==> flow/design.v <==
`timescale 100fs/100fs
module serial
    (  
      input  clk  
    , input  reset  
    , input  enable  
    , input  can_send
    , input [7:0] data_in
    , input  in_stb
    , output wire [7:0] data_out
    , output wire  out_stb
    );
  wire [8:0] c_ds_app_arg;
  wire  c_ds_app_arg_0;
  reg [5:0] maybeToBoola_c_ds_app_arg;
  wire [7:0] c_ds_app_arg_1;
  wire [6:0] result_0;
  wire [7:0] a;
  wire [12:0] result_1;
  reg [6:0] result_2;
  wire [6:0] c_case_alt;
  reg [6:0] c_case_alt_0;
  wire [1:0] dir;
  wire [6:0] c_case_alt_1;
  wire [6:0] c_case_alt_2;
  wire [6:0] c_case_alt_3;
  wire [3:0] a1;
  reg [4:0] inp_n;
  wire signed [63:0] c_inp_n_app_arg;
  reg [5:0] c_app_arg;
  wire [5:0] c_case_alt_4;
  reg [5:0] c_case_alt_5;
  reg [5:0] c_case_alt_6;
  wire [0:0] ctr;
  wire [1:0] ctr_0;
  wire [2:0] ctr_1;
  reg [5:0] result_3;
  reg [5:0] c_case_alt_7;
  reg [5:0] c_case_alt_8;
  reg [5:0] c_case_alt_9;
  wire [20:0] c_case_scrut;
  wire signed [63:0] wild;
  wire signed [63:0] c_wild_app_arg;
  wire  c_ds_app_arg_2;
  reg [31:0] maybeToBoola_c_ds_app_arg_0;
  wire [5:0] c_ds_app_arg_3;
  wire [32:0] result_4;
  wire [5:0] a_0;
  wire signed [63:0] c_r_app_arg;
  wire [15:0] result_5;
  wire signed [63:0] c_ds1_app_arg;
  wire [16:0] r;
  wire [15:0] result_6;
  wire signed [63:0] c_r_app_arg_0;
  wire [15:0] result_7;
  reg [32:0] c_app_arg_0;
  wire [64:0] result_8;
  wire [15:0] x;
  wire [15:0] y;
  wire [3:0] n;
  wire [3:0] n_0;
  wire [3:0] n_1;
  reg [31:0] ds1;
  wire [16:0] r_0;
  wire [16:0] r_1;
  reg [36:0] maybeToBoola_c_ds_app_arg_1;
  wire [8:0] result_9;
  wire [45:0] c_case_alt_10;
  wire [8:0] c_app_arg_1;
  wire [8:0] c_case_alt_11;
  wire [7:0] result_10;
  wire signed [63:0] c_app_arg_2;
  wire signed [63:0] c_app_arg_3;
  wire [31:0] a_1;
  wire [3:0] c_app_arg_4;
  wire [4:0] z;
  wire [3:0] result_11;
  wire [3:0] digitIdx;
  wire [32:0] c_app_arg_5;
  wire [31:0] n_2;
  wire [32:0] number;
  reg [265:0] maybeToBoola_c_ds_app_arg_2;
  wire [8:0] result_12;
  wire signed [63:0] c_wild3_app_arg;
  wire [255:0] result_13;
  wire [255:0] c_app_arg_6;
  wire [4:0] c_app_arg_7;
  wire [4:0] c_app_arg_8;
  wire signed [63:0] c_wild3_app_arg_0;
  wire [7:0] result_14;
  wire [8:0] c_app_arg_9;
  wire [274:0] result_15;
  wire  canSend;
  wire [7:0] a_2;
  wire signed [63:0] wild3;
  wire signed [63:0] wild3_0;
  wire  doSend;
  wire [4:0] readPointer1;
  wire [4:0] writePointer1;
  wire [255:0] memory1;
  wire [7:0] a1_0;
  wire [9:0] eta;
  wire [7:0] c_bv;
  wire signed [63:0] result_selection_res;
  wire [0:0] c_case_alt_selection_9;
  wire [16:0] c_bv_0;
  wire [16:0] c_bv_1;
  wire [16:0] c_bv_2;
  wire [31:0] c_i_29;
  wire [31:0] c_i_31;
  wire [8:0] result;
  assign eta = {can_send,   data_in,   in_stb};
  assign c_ds_app_arg = eta[0:0] ? {1'b1,eta[8:1]} : {1'b0,8'bxxxxxxxx};
  assign c_ds_app_arg_0 = c_ds_app_arg[8:8] ? 1'b1 : 1'b0;
  always @(posedge clk or  posedge  reset) begin : maybeToBoola_c_ds_app_arg_register
    if ( reset) begin
      maybeToBoola_c_ds_app_arg <= {3'b000,1'd1,2'bxx};
    end else if (c_ds_app_arg_0) begin
      maybeToBoola_c_ds_app_arg <= result_1[12:7];
    end
  end
  assign c_ds_app_arg_1 = c_ds_app_arg[8:8] ? a : 8'b00000111;
  assign result_0 = result_1[6:0];
  assign a = c_ds_app_arg[7:0];
  assign result_1 = {c_app_arg,   result_2};
  always @(*) begin
    case(maybeToBoola_c_ds_app_arg[5:3])
      3'b100 : result_2 = c_case_alt_0;
      3'b101 : result_2 = c_case_alt;
      default : result_2 = {1'b0,6'bxxxxxx};
    endcase
  end
  assign c_case_alt = inp_n[4:4] ? {1'b1,{2'b11,4'bxxxx}} : {1'b0,6'bxxxxxx};
  always @(*) begin
    case(dir)
      2'b00 : c_case_alt_0 = c_case_alt_3;
      2'b01 : c_case_alt_0 = c_case_alt_2;
      default : c_case_alt_0 = c_case_alt_1;
    endcase
  end
  assign dir = maybeToBoola_c_ds_app_arg[2:1];
  assign c_case_alt_1 = inp_n[4:4] ? {1'b1,{2'b10,a1}} : {1'b0,6'bxxxxxx};
  assign c_case_alt_2 = inp_n[4:4] ? {1'b1,{2'b01,a1}} : {1'b0,6'bxxxxxx};
  assign c_case_alt_3 = inp_n[4:4] ? {1'b1,{2'b00,a1}} : {1'b0,6'bxxxxxx};
  assign a1 = inp_n[3:0];
  always @(*) begin
    case(c_ds_app_arg_1)
      8'b00000111 : inp_n = {1'b0,4'bxxxx};
      default : inp_n = {1'b1,$unsigned(c_inp_n_app_arg[0+:4])};
    endcase
  end
  assign c_bv = (c_ds_app_arg_1 & 8'b00001111);
  assign c_inp_n_app_arg = $unsigned({{(64-8) {1'b0}},c_bv});
  always @(*) begin
    case(maybeToBoola_c_ds_app_arg[5:3])
      3'b000 : c_app_arg = result_3;
      3'b001 : c_app_arg = c_case_alt_6;
      3'b010 : c_app_arg = c_case_alt_5;
      3'b011 : c_app_arg = c_case_alt_4;
      3'b100 : c_app_arg = {3'b000,1'd0,2'bxx};
      3'b101 : c_app_arg = {3'b110,3'bxxx};
      default : c_app_arg = {3'b110,3'bxxx};
    endcase
  end
  assign c_case_alt_4 = ctr ? {3'b011,ctr - 1'd1,2'bxx} : {3'b100,2'd1,1'bx};
  always @(*) begin
    case(ctr_0)
      2'd0 : c_case_alt_5 = {3'b100,2'd2,1'bx};
      default : c_case_alt_5 = {3'b010,ctr_0 - 2'd1,1'bx};
    endcase
  end
  always @(*) begin
    case(ctr_1)
      3'd0 : c_case_alt_6 = {3'b100,2'd0,1'bx};
      default : c_case_alt_6 = {3'b001,ctr_1 - 3'd1};
    endcase
  end
  assign ctr = maybeToBoola_c_ds_app_arg[2:2];
  assign ctr_0 = maybeToBoola_c_ds_app_arg[2:1];
  assign ctr_1 = maybeToBoola_c_ds_app_arg[2:0];
  assign result_selection_res = (($unsigned(wild)) <= 64'd1114111) ? 64'sd1 : 64'sd0;
  always @(*) begin
    case(result_selection_res)
      64'sd1 : result_3 = c_case_alt_7;
      default : result_3 = {6 {1'bx}};
    endcase
  end
  assign c_case_alt_selection_9 = maybeToBoola_c_ds_app_arg[2:2];
  always @(*) begin
    case(c_case_alt_selection_9)
      1'd0 : c_case_alt_7 = c_case_alt_9;
      1'd1 : c_case_alt_7 = c_case_alt_8;
      default : c_case_alt_7 = {6 {1'bx}};
    endcase
  end
  always @(*) begin
    case(c_case_scrut)
      21'd10 : c_case_alt_8 = {3'b101,3'bxxx};
      21'd100 : c_case_alt_8 = {3'b010,2'd3,1'bx};
      21'd102 : c_case_alt_8 = {3'b001,3'd6};
      21'd117 : c_case_alt_8 = {3'b011,1'd1,2'bxx};
      default : c_case_alt_8 = {6 {1'bx}};
    endcase
  end
  always @(*) begin
    case(c_case_scrut)
      21'd10 : c_case_alt_9 = {3'b000,1'd1,2'bxx};
      default : c_case_alt_9 = {6 {1'bx}};
    endcase
  end
  assign c_case_scrut = $unsigned(wild[0+:21]);
  assign wild = $signed(c_wild_app_arg);
  assign c_wild_app_arg = $unsigned({{(64-8) {1'b0}},c_ds_app_arg_1});
  assign c_ds_app_arg_2 = result_0[6:6] ? 1'b1 : 1'b0;
  always @(posedge clk or  posedge  reset) begin : maybeToBoola_c_ds_app_arg_0_register
    if ( reset) begin
      maybeToBoola_c_ds_app_arg_0 <= {16'd0,   16'd0};
    end else if (c_ds_app_arg_2) begin
      maybeToBoola_c_ds_app_arg_0 <= result_8[64:33];
    end
  end
  assign c_ds_app_arg_3 = result_0[6:6] ? a_0 : {2'b00,4'd0};
  assign result_4 = result_8[32:0];
  assign a_0 = result_0[5:0];
  assign c_r_app_arg = $unsigned({{(64-4) {1'b0}},n});
  assign c_bv_0 = (r_0);
  assign result_5 = (( c_bv_0[17-1] ) == 1'b0) ? (r_0[0+:16]) : 16'd65535;
  assign c_ds1_app_arg = $unsigned({{(64-4) {1'b0}},n_1});
  assign r =  y - ($unsigned(c_ds1_app_arg[0+:16]));
  assign c_bv_1 = (r);
  assign result_6 = (( c_bv_1[17-1] ) == 1'b0) ? (r[0+:16]) : (16'd0);
  assign c_r_app_arg_0 = $unsigned({{(64-4) {1'b0}},n_0});
  assign c_bv_2 = (r_1);
  assign result_7 = (( c_bv_2[17-1] ) == 1'b0) ? (r_1[0+:16]) : 16'd65535;
  always @(*) begin
    case(c_ds_app_arg_3[5:4])
      2'b11 : c_app_arg_0 = {1'b1,({{(32-16) {1'b0}},x}) * ({{(32-16) {1'b0}},y})};
      default : c_app_arg_0 = {1'b0,32'bxxxxxxxxxxxxxxxxxxxxxxxxxxxxxxxx};
    endcase
  end
  assign result_8 = {{ds1[31:16],   ds1[15:0]},
                     c_app_arg_0};
  assign x = maybeToBoola_c_ds_app_arg_0[31:16];
  assign y = maybeToBoola_c_ds_app_arg_0[15:0];
  assign n = c_ds_app_arg_3[3:0];
  assign n_0 = c_ds_app_arg_3[3:0];
  assign n_1 = c_ds_app_arg_3[3:0];
  always @(*) begin
    case(c_ds_app_arg_3[5:4])
      2'b00 : ds1 = {result_5,   y};
      2'b01 : ds1 = {x,   result_6};
      2'b10 : ds1 = {x,   result_7};
      default : ds1 = maybeToBoola_c_ds_app_arg_0;
    endcase
  end
  assign r_0 = x + ($unsigned(c_r_app_arg[0+:16]));
  assign r_1 = y + ($unsigned(c_r_app_arg_0[0+:16]));
  always @(posedge clk or  posedge  reset) begin : maybeToBoola_c_ds_app_arg_1_register
    if ( reset) begin
      maybeToBoola_c_ds_app_arg_1 <= {{1'b0,32'bxxxxxxxxxxxxxxxxxxxxxxxxxxxxxxxx},   4'd0};
    end else if (enable) begin
      maybeToBoola_c_ds_app_arg_1 <= c_case_alt_10[45:9];
    end
  end
  assign result_9 = c_case_alt_10[8:0];
  assign c_case_alt_10 = {{c_app_arg_5,
                           c_app_arg_4},   c_app_arg_1};
  assign c_app_arg_1 = (digitIdx < 4'd8) ? c_case_alt_11 : {1'b0,8'bxxxxxxxx};
  assign c_case_alt_11 = number[32:32] ? {1'b1,result_10} : {1'b0,8'bxxxxxxxx};
  assign result_10 = (a_1 <= 32'd9) ? ($unsigned(c_app_arg_2[0+:8])) : ($unsigned(c_app_arg_3[0+:8]));
  assign c_i_29 = (32'd48 | a_1);
  assign c_app_arg_2 = $unsigned({{(64-32) {1'b0}},c_i_29});
  assign c_i_31 = (a_1 + 32'd87);
  assign c_app_arg_3 = $unsigned({{(64-32) {1'b0}},c_i_31});
  assign a_1 = n_2 >> (64'sd28);
  assign c_app_arg_4 = number[32:32] ? result_11 : 4'd0;
  assign z = digitIdx + 4'd1;
  assign result_11 = (z > 5'd8) ? 4'd8 : (z[0+:4]);
  assign digitIdx = maybeToBoola_c_ds_app_arg_1[3:0];
  assign c_app_arg_5 = number[32:32] ? {1'b1,n_2 << (64'sd4)} : result_4;
  assign n_2 = number[31:0];
  assign number = maybeToBoola_c_ds_app_arg_1[36:4];
  always @(posedge clk or  posedge  reset) begin : maybeToBoola_c_ds_app_arg_2_register
    if ( reset) begin
      maybeToBoola_c_ds_app_arg_2 <= {{8'b00000001,   8'b00000001,   8'b00000001,   8'b00000001,   8'b00000001,
    8'b00000001,   8'b00000001,   8'b00000001,   8'b00000001,   8'b00000001,
    8'b00000001,   8'b00000001,   8'b00000001,   8'b00000001,   8'b00000001,
    8'b00000001,   8'b00000001,   8'b00000001,   8'b00000001,   8'b00000001,
    8'b00000001,   8'b00000001,   8'b00000001,   8'b00000001,   8'b00000001,
    8'b00000001,   8'b00000001,   8'b00000001,   8'b00000001,   8'b00000001,
    8'b00000001,   8'b00000001},   5'd0,   5'd0};
    end else if (enable) begin
      maybeToBoola_c_ds_app_arg_2 <= result_15[274:9];
    end
  end
  assign result_12 = result_15[8:0];
  assign c_wild3_app_arg = $unsigned({{(64-5) {1'b0}},writePointer1});
  genvar i;
  generate
  for (i=0;i<32;i=i+1) begin : vector_replace
    assign result_13[(31-i)*8+:8] = (wild3) == i ? a_2 : memory1[(31-i)*8+:8];
  end
  endgenerate
  assign c_app_arg_6 = result_9[8:8] ? result_13 : memory1;
  assign c_app_arg_7 = result_9[8:8] ? (writePointer1 + 5'd1) : writePointer1;
  assign c_app_arg_8 = doSend ? (readPointer1 + 5'd1) : readPointer1;
  assign c_wild3_app_arg_0 = $unsigned({{(64-5) {1'b0}},readPointer1});
  wire [7:0] vecArray [0:32-1];
  genvar i_0;
  generate
  for (i_0=0; i_0 < 32; i_0=i_0+1) begin : mk_array
    assign vecArray[(32-1)-i_0] = memory1[i_0*8+:8];
  end
  endgenerate
  assign result_14 = vecArray[(wild3_0)];
  assign c_app_arg_9 = doSend ? {1'b1,result_14} : {1'b0,8'bxxxxxxxx};
  assign result_15 = {{c_app_arg_6,
                       c_app_arg_7,   c_app_arg_8},   c_app_arg_9};
  assign canSend = eta[9:9];
  assign a_2 = result_9[7:0];
  assign wild3 = $signed(c_wild3_app_arg);
  assign wild3_0 = $signed(c_wild3_app_arg_0);
  assign doSend = canSend ? (writePointer1 > readPointer1) : 1'b0;
  assign readPointer1 = maybeToBoola_c_ds_app_arg_2[4:0];
  assign writePointer1 = maybeToBoola_c_ds_app_arg_2[9:5];
  assign memory1 = maybeToBoola_c_ds_app_arg_2[265:10];
  assign result = result_12[8:8] ? {a1_0,
                                    1'b1} : {{8 {1'bx}},   1'b0};
  assign a1_0 = result_12[7:0];
  assign data_out = result[8:1];
  assign out_stb = result[0:0];
endmodule
# From RTL to reports: serial

Tool output for the design above, in the order of the flow.
Line numbers count from 1 in the design file above.
A cell with n/a has no value.

Design top: serial
Clock: clk
Standard-cell library: sky130hd
Timing corner: tt_025C_1v80

# Word-level counts

Source: Yosys, flattened and elaborated. Widths are those after wreduce. Registers that Yosys merges into a memory's read port (data or address) are not register bits. Print and check cells do not count. Equal cells are merged and count once.

Add/subtract/negate cells: 10
$mul: 1
$lt $le $gt $ge: 5
Equal/unequal tests: 77
Mux-type cells: 71
Bitwise logic cells: 4
Reductions and logical operators: 43

Operator list:

| cell                                                             | number |
| multiplier 16 x 16 -> 32 bit                                     | 1 |
| two-way mux 8 bit                                                | 34 |
| parallel mux 8 bit (select 32 bit)                               | 1 |
| two-way mux 256 bit                                              | 1 |
| equality test 5 bit (second input constant)                      | 32 |
| AND reduction 3 bit                                              | 33 |
| parallel mux 32 bit (select 3 bit)                               | 1 |
| equality test 5 x 4 -> 1 bit (second input constant)             | 16 |
| two-way mux 33 bit                                               | 2 |
| logical NOT 64 bit                                               | 1 |
| two-way mux 16 bit                                               | 3 |
| two-way mux 9 bit                                                | 5 |
| equality test 5 x 3 -> 1 bit (second input constant)             | 8 |
| two-way mux 6 bit                                                | 6 |
| adder 16 x 4 -> 17 bit                                           | 2 |
| parallel mux 6 bit (select 5 bit)                                | 1 |
| parallel mux 7 bit (select 2 bit)                                | 2 |
| two-way mux 7 bit                                                | 4 |
| equality test 8 x 7 -> 1 bit (second input constant)             | 3 |
| parallel mux 6 bit (select 4 bit)                                | 1 |
| less-or-equal comparator 8 x 21 -> 1 bit (second input constant) | 1 |
| equality test 5 x 2 -> 1 bit (second input constant)             | 4 |
| subtractor 16 x 4 -> 17 bit                                      | 1 |
| two-way mux 5 bit                                                | 3 |
| parallel mux 6 bit (select 2 bit)                                | 1 |
| adder 5 x 1 -> 5 bit (second input constant)                     | 2 |
| equality test 5 x 1 -> 1 bit (second input constant)             | 2 |
| adder 4 x 7 -> 8 bit (second input constant)                     | 1 |

Other operator kinds: 25; their cells: 39.

Flip-flop bits (word level): 341
Input port bits: 13

# Longest topological paths

Longest topological path by Yosys (ltp), each cell counted once; first at word level (registers and memories cut), then after technology mapping (sequential cells cut; the memories' decode and read muxes count).

Depth after elaboration: 11
ABC_AREA: 1
Depth in mapped cells: 28

# Netlist

Yosys stat after the flow's synthesis: flattened, memories mapped to cells. It holds for the ABC_AREA given above (unset counts as 0); a run with the other value may have another netlist.

Cells by type:

| cell type                 | number | total area (um^2) |
| sky130_fd_sc_hd__dfrtp_1  | 276    | 6.91E+03 |
| sky130_fd_sc_hd__nand2_1  | 1130   | 4.24E+03 |
| sky130_fd_sc_hd__fa_1     | 197    | 3.94E+03 |
| sky130_fd_sc_hd__inv_1    | 636    | 2387.29 |
| sky130_fd_sc_hd__ha_1     | 147    | 1.84E+03 |
| sky130_fd_sc_hd__o21ai_0  | 223    | 1116.07 |
| sky130_fd_sc_hd__nor2_1   | 276    | 1.04E+03 |
| sky130_fd_sc_hd__dfstp_2  | 33     | 867.082 |
| sky130_fd_sc_hd__nand3_1  | 148    | 740.71 |
| sky130_fd_sc_hd__a21oi_1  | 77     | 385.37 |
| sky130_fd_sc_hd__clkbuf_1 | 90     | 337.824 |
| sky130_fd_sc_hd__nand4_1  | 46     | 287.776 |
| sky130_fd_sc_hd__o21a_1   | 21     | 157.651 |
| sky130_fd_sc_hd__xor2_1   | 18     | 157.651 |
| sky130_fd_sc_hd__buf_2    | 31     | 155.149 |
| sky130_fd_sc_hd__o21ai_1  | 30     | 150.144 |
| sky130_fd_sc_hd__nor3_1   | 25     | 125.12 |
| sky130_fd_sc_hd__nor2_4   | 10     | 112.608 |

Not listed: further types 28, cells in them 138.

Standard cells after synthesis: 3552
Mapped area: 25911.1 um^2
Sequential part of the area: 7773.7 um^2
Flip-flop cells: 309
Buffers: 142

# Path before layout

Path of least setup slack by OpenSTA after synthesis, without wires, with an ideal clock, recovery checks aside; 20% of the period is set as input and as output delay. Where synthesis merged equal registers, the netlist keeps one of their names.

Path type: reg-to-reg
Start: register maybeToBoola_c_ds_app_arg_0[7]
End: register maybeToBoola_c_ds_app_arg_1[35]
Clock period: 10.0 ns
Library setup time: 0.118 ns
Time at the first pin: 0.000 ns
Arrival time: 5.437 ns
Required time: 9.882 ns
Slack: 4.445 ns
Path delay: 5.555 ns
Stages on the path: 26
Synthesis period reached: 5.555 ns

"path delay" is the arrival time less input delay plus setup time.
"stages on the path" counts driving pins, that of a launching flip-flop among them; a cell with two outputs on the path counts twice.
"synthesis period reached" = period - worst setup slack (recovery checks aside). The figure is calculated, with input and output delays left at 20% of the set period.
Between the ends stands the longest chain of elaborated cells between them, by number of cells; it is not shown to be the way that was timed. Of several equally long chains one is given.
A line is the first line of the expression or statement that the cell stems from. Yosys adds cells for indexed reads and writes and turns some case tables into memories.

Cell sequence: sky130_fd_sc_hd__dfrtp_1 -> sky130_fd_sc_hd__clkbuf_1 -> sky130_fd_sc_hd__clkbuf_1 -> sky130_fd_sc_hd__nand2_1 -> sky130_fd_sc_hd__fa_1 -> sky130_fd_sc_hd__inv_1 -> sky130_fd_sc_hd__fa_1 -> sky130_fd_sc_hd__inv_1 -> sky130_fd_sc_hd__fa_1 -> sky130_fd_sc_hd__inv_1 -> sky130_fd_sc_hd__fa_1 -> sky130_fd_sc_hd__fa_1 -> sky130_fd_sc_hd__inv_1 -> sky130_fd_sc_hd__fa_1 -> sky130_fd_sc_hd__inv_1 -> sky130_fd_sc_hd__ha_1 -> sky130_fd_sc_hd__nand2_1 -> sky130_fd_sc_hd__nor2_1 -> sky130_fd_sc_hd__and2_1 -> sky130_fd_sc_hd__nand2_1 -> sky130_fd_sc_hd__nand3_1 -> sky130_fd_sc_hd__nand2_1 -> sky130_fd_sc_hd__nand2_1 -> sky130_fd_sc_hd__nand2_1 -> sky130_fd_sc_hd__nand3_1 -> sky130_fd_sc_hd__nand2_1
Cells in the longest elaborated chain: 3

RTL lines, path post-synthesis:

| what                         | line | text |
| from (decl)                  | 45   | `reg [31:0] maybeToBoola_c_ds_app_arg_0;` |
| from (assign)                | 217  | `maybeToBoola_c_ds_app_arg_0 <= {16'd0,   16'd0};` |
| from (assign)                | 219  | `maybeToBoola_c_ds_app_arg_0 <= result_8[64:33];` |
| multiplier 16 x 16 -> 32 bit | 237  | `2'b11 : c_app_arg_0 = {1'b1,({{(32-16) {1'b0}},x}) * ({{(32-16) {1'b0}},y})};` |
| two-way mux 33 bit           | 236  | `case(c_ds_app_arg_3[5:4])` |
| two-way mux 33 bit           | 280  | `assign c_app_arg_5 = number[32:32] ? {1'b1,n_2 << (64'sd4)} : result_4;` |
| to (assign)                  | 260  | `maybeToBoola_c_ds_app_arg_1 <= {{1'b0,32'bxxxxxxxxxxxxxxxxxxxxxxxxxxxxxxxx},   4'd0};` |
| to (assign)                  | 262  | `maybeToBoola_c_ds_app_arg_1 <= c_case_alt_10[45:9];` |
| to (decl)                    | 66   | `reg [36:0] maybeToBoola_c_ds_app_arg_1;` |

# Path in the finished layout

Path of least setup slack in the final report of job 1 (OpenROAD, finished layout, wires in). Where an end is a register, its clock arrival counts in the times.

Path type: reg-to-output
Start: register maybeToBoola_c_ds_app_arg_2[0]
End: output port data_out[3]
Clock period: 11.4 ns
Time at the first pin: 0.54 ns
Arrival time: 4.26 ns
Required time: 9.12 ns
Slack: 4.86 ns
Stages on the path: 14

Between the ends stands the longest chain of elaborated cells between them, by number of cells; it is not shown to be the way that was timed. Of several equally long chains one is given.

Cell sequence: sky130_fd_sc_hd__dfrtp_1 -> sky130_fd_sc_hd__inv_1 -> sky130_fd_sc_hd__ha_1 -> sky130_fd_sc_hd__inv_1 -> sky130_fd_sc_hd__nor3_1 -> sky130_fd_sc_hd__nand2_1 -> sky130_fd_sc_hd__nand2_1 -> sky130_fd_sc_hd__nor2_1 -> sky130_fd_sc_hd__nand2_1 -> sky130_fd_sc_hd__nor2_1 -> sky130_fd_sc_hd__nand2_1 -> sky130_fd_sc_hd__nor2_1 -> sky130_fd_sc_hd__nor2_1 -> sky130_fd_sc_hd__clkdlybuf4s50_1
Cells in the longest elaborated chain: 4

RTL lines, path after layout:

| what               | line | text |
| from (decl)        | 82   | `reg [265:0] maybeToBoola_c_ds_app_arg_2;` |
| from (assign)      | 285  | `maybeToBoola_c_ds_app_arg_2 <= {{8'b00000001,   8'b00000001,   8'b00000001,   8'b00000001,   8'b00000001,` |
| from (assign)      | 293  | `maybeToBoola_c_ds_app_arg_2 <= result_15[274:9];` |
| > comparator 5 bit | 323  | `assign doSend = canSend ? (writePointer1 > readPointer1) : 1'b0;` |
| two-way mux 1 bit  | 323  |  |
| two-way mux 9 bit  | 316  | `assign c_app_arg_9 = doSend ? {1'b1,result_14} : {1'b0,8'bxxxxxxxx};` |
| two-way mux 9 bit  | 327  | `assign result = result_12[8:8] ? {a1_0,` |
| to (decl)          | 10   | `, output wire [7:0] data_out` |

## Implementation results

Module serial, platform sky130hd: 4 stored runs of the flow (Yosys, OpenROAD) with differing settings, in no particular order. Input and output delays are each 20% of the period that was set; the output load is 0.01 pF.
"total power after layout" is the tool's figure for a default switching activity; nothing was simulated.

## Job 1

==> flow/run.sh <==
#!/bin/bash
# the make line also repeats the synthesis and layout settings of config.mk as NAME=value (left out here)
make -C /OpenROAD-flow-scripts/flow DESIGN_CONFIG=/design/flow/config.mk WORK_HOME=/design/flow/orfs CLKGATE_MAP_FILE= finish
==> flow/config.mk <==
export PLATFORM = sky130hd
export DESIGN_NAME = serial
export DESIGN_NICKNAME = serial
export VERILOG_FILES = /design/flow/design.v
export SDC_FILE = /design/flow/constraint.sdc
export NUM_CORES = 4
export LEC_CHECK = 0
export ABC_AREA = 1
export CAP_MARGIN = 20
export CORE_MARGIN = 2
export CORE_UTILIZATION = 57
export CTS_CLUSTER_DIAMETER = 154
export GPL_ROUTABILITY_DRIVEN = 1
export PLACE_DENSITY_LB_ADDON = 0.21
export SETUP_SLACK_MARGIN = 0.88
export SLEW_MARGIN = 20
export TNS_END_PERCENT = 15
==> flow/constraint.sdc <==
create_clock -name core_clock -period 11.4 [get_ports {clk}]
set_input_delay 2.2800 -clock core_clock [delete_from_list [all_inputs] [get_ports {clk}]]
set_output_delay 2.2800 -clock core_clock [all_outputs]
set_load 0.01 [all_outputs]

| result of job 1 | value |
|---|---|
| utilization in the final report | 61.3 % |
| worst hold slack in the final report | 0.476 ns |
| total power after layout | 0.003726 W |
| smallest setup slack | 4.865 ns |
| synthesis area | 25911.1 um^2 |
| total negative slack on setup checks | 0.000 ns |
| die area | 47180.2 um^2 |

## Job 2

==> flow/run.sh <==
#!/bin/bash
# the make line also repeats the synthesis and layout settings of config.mk as NAME=value (left out here)
make -C /OpenROAD-flow-scripts/flow DESIGN_CONFIG=/design/flow/config.mk WORK_HOME=/design/flow/orfs CLKGATE_MAP_FILE= finish
==> flow/config.mk <==
export PLATFORM = sky130hd
export DESIGN_NAME = serial
export DESIGN_NICKNAME = serial
export VERILOG_FILES = /design/flow/design.v
export SDC_FILE = /design/flow/constraint.sdc
export NUM_CORES = 4
export LEC_CHECK = 0
export CAP_MARGIN = 20
export CORE_ASPECT_RATIO = 0.66
export CORE_MARGIN = 2
export CORE_UTILIZATION = 40
export CTS_CLUSTER_SIZE = 62
export GPL_ROUTABILITY_DRIVEN = 1
export HOLD_SLACK_MARGIN = 0.13
export MAX_ROUTING_LAYER = met4
export MIN_ROUTING_LAYER = met2
export PLACE_DENSITY = 0.76
export SLEW_MARGIN = 20
export TNS_END_PERCENT = 25
==> flow/constraint.sdc <==
create_clock -name core_clock -period 7.21 [get_ports {clk}]
set_input_delay 1.4420 -clock core_clock [delete_from_list [all_inputs] [get_ports {clk}]]
set_output_delay 1.4420 -clock core_clock [all_outputs]
set_load 0.01 [all_outputs]

Job 2: did not finish, routing stopped with GRT-0116

## Job 3

==> flow/run.sh <==
#!/bin/bash
# the make line also repeats the synthesis and layout settings of config.mk as NAME=value (left out here)
make -C /OpenROAD-flow-scripts/flow DESIGN_CONFIG=/design/flow/config.mk WORK_HOME=/design/flow/orfs CLKGATE_MAP_FILE= finish
==> flow/config.mk <==
export PLATFORM = sky130hd
export DESIGN_NAME = serial
export DESIGN_NICKNAME = serial
export VERILOG_FILES = /design/flow/design.v
export SDC_FILE = /design/flow/constraint.sdc
export NUM_CORES = 4
export LEC_CHECK = 0
export CAP_MARGIN = 20
export CORE_MARGIN = 2
export CORE_UTILIZATION = 57
export SLEW_MARGIN = 20
==> flow/constraint.sdc <==
create_clock -name core_clock -period 6.8 [get_ports {clk}]
set_input_delay 1.3600 -clock core_clock [delete_from_list [all_inputs] [get_ports {clk}]]
set_output_delay 1.3600 -clock core_clock [all_outputs]
set_load 0.01 [all_outputs]

| result of job 3 | value |
|---|---|
| utilization in the final report | 62.0 % |
| worst hold slack in the final report | 0.472 ns |
| total power after layout | 0.005994 W |
| smallest setup slack | 0.322 ns |
| synthesis area | 24154.4 um^2 |
| total negative slack on setup checks | 0.000 ns |
| die area | 44039.1 um^2 |

## Job 4

==> flow/run.sh <==
#!/bin/bash
# the make line also repeats the synthesis and layout settings of config.mk as NAME=value (left out here)
make -C /OpenROAD-flow-scripts/flow DESIGN_CONFIG=/design/flow/config.mk WORK_HOME=/design/flow/orfs CLKGATE_MAP_FILE= finish
==> flow/config.mk <==
export PLATFORM = sky130hd
export DESIGN_NAME = serial
export DESIGN_NICKNAME = serial
export VERILOG_FILES = /design/flow/design.v
export SDC_FILE = /design/flow/constraint.sdc
export NUM_CORES = 4
export LEC_CHECK = 0
export CAP_MARGIN = 20
export CORE_MARGIN = 2
export CORE_UTILIZATION = 40
export SLEW_MARGIN = 20
==> flow/constraint.sdc <==
create_clock -name core_clock -period 6.8 [get_ports {clk}]
set_input_delay 1.3600 -clock core_clock [delete_from_list [all_inputs] [get_ports {clk}]]
set_output_delay 1.3600 -clock core_clock [all_outputs]
set_load 0.01 [all_outputs]

| result of job 4 | value |
|---|---|
| utilization in the final report | 44.0 % |
| worst hold slack in the final report | 0.473 ns |
| total power after layout | 0.006137 W |
| smallest setup slack | 0.324 ns |
| synthesis area | 24154.4 um^2 |
| total negative slack on setup checks | 0.000 ns |
| die area | 62367.6 um^2 |
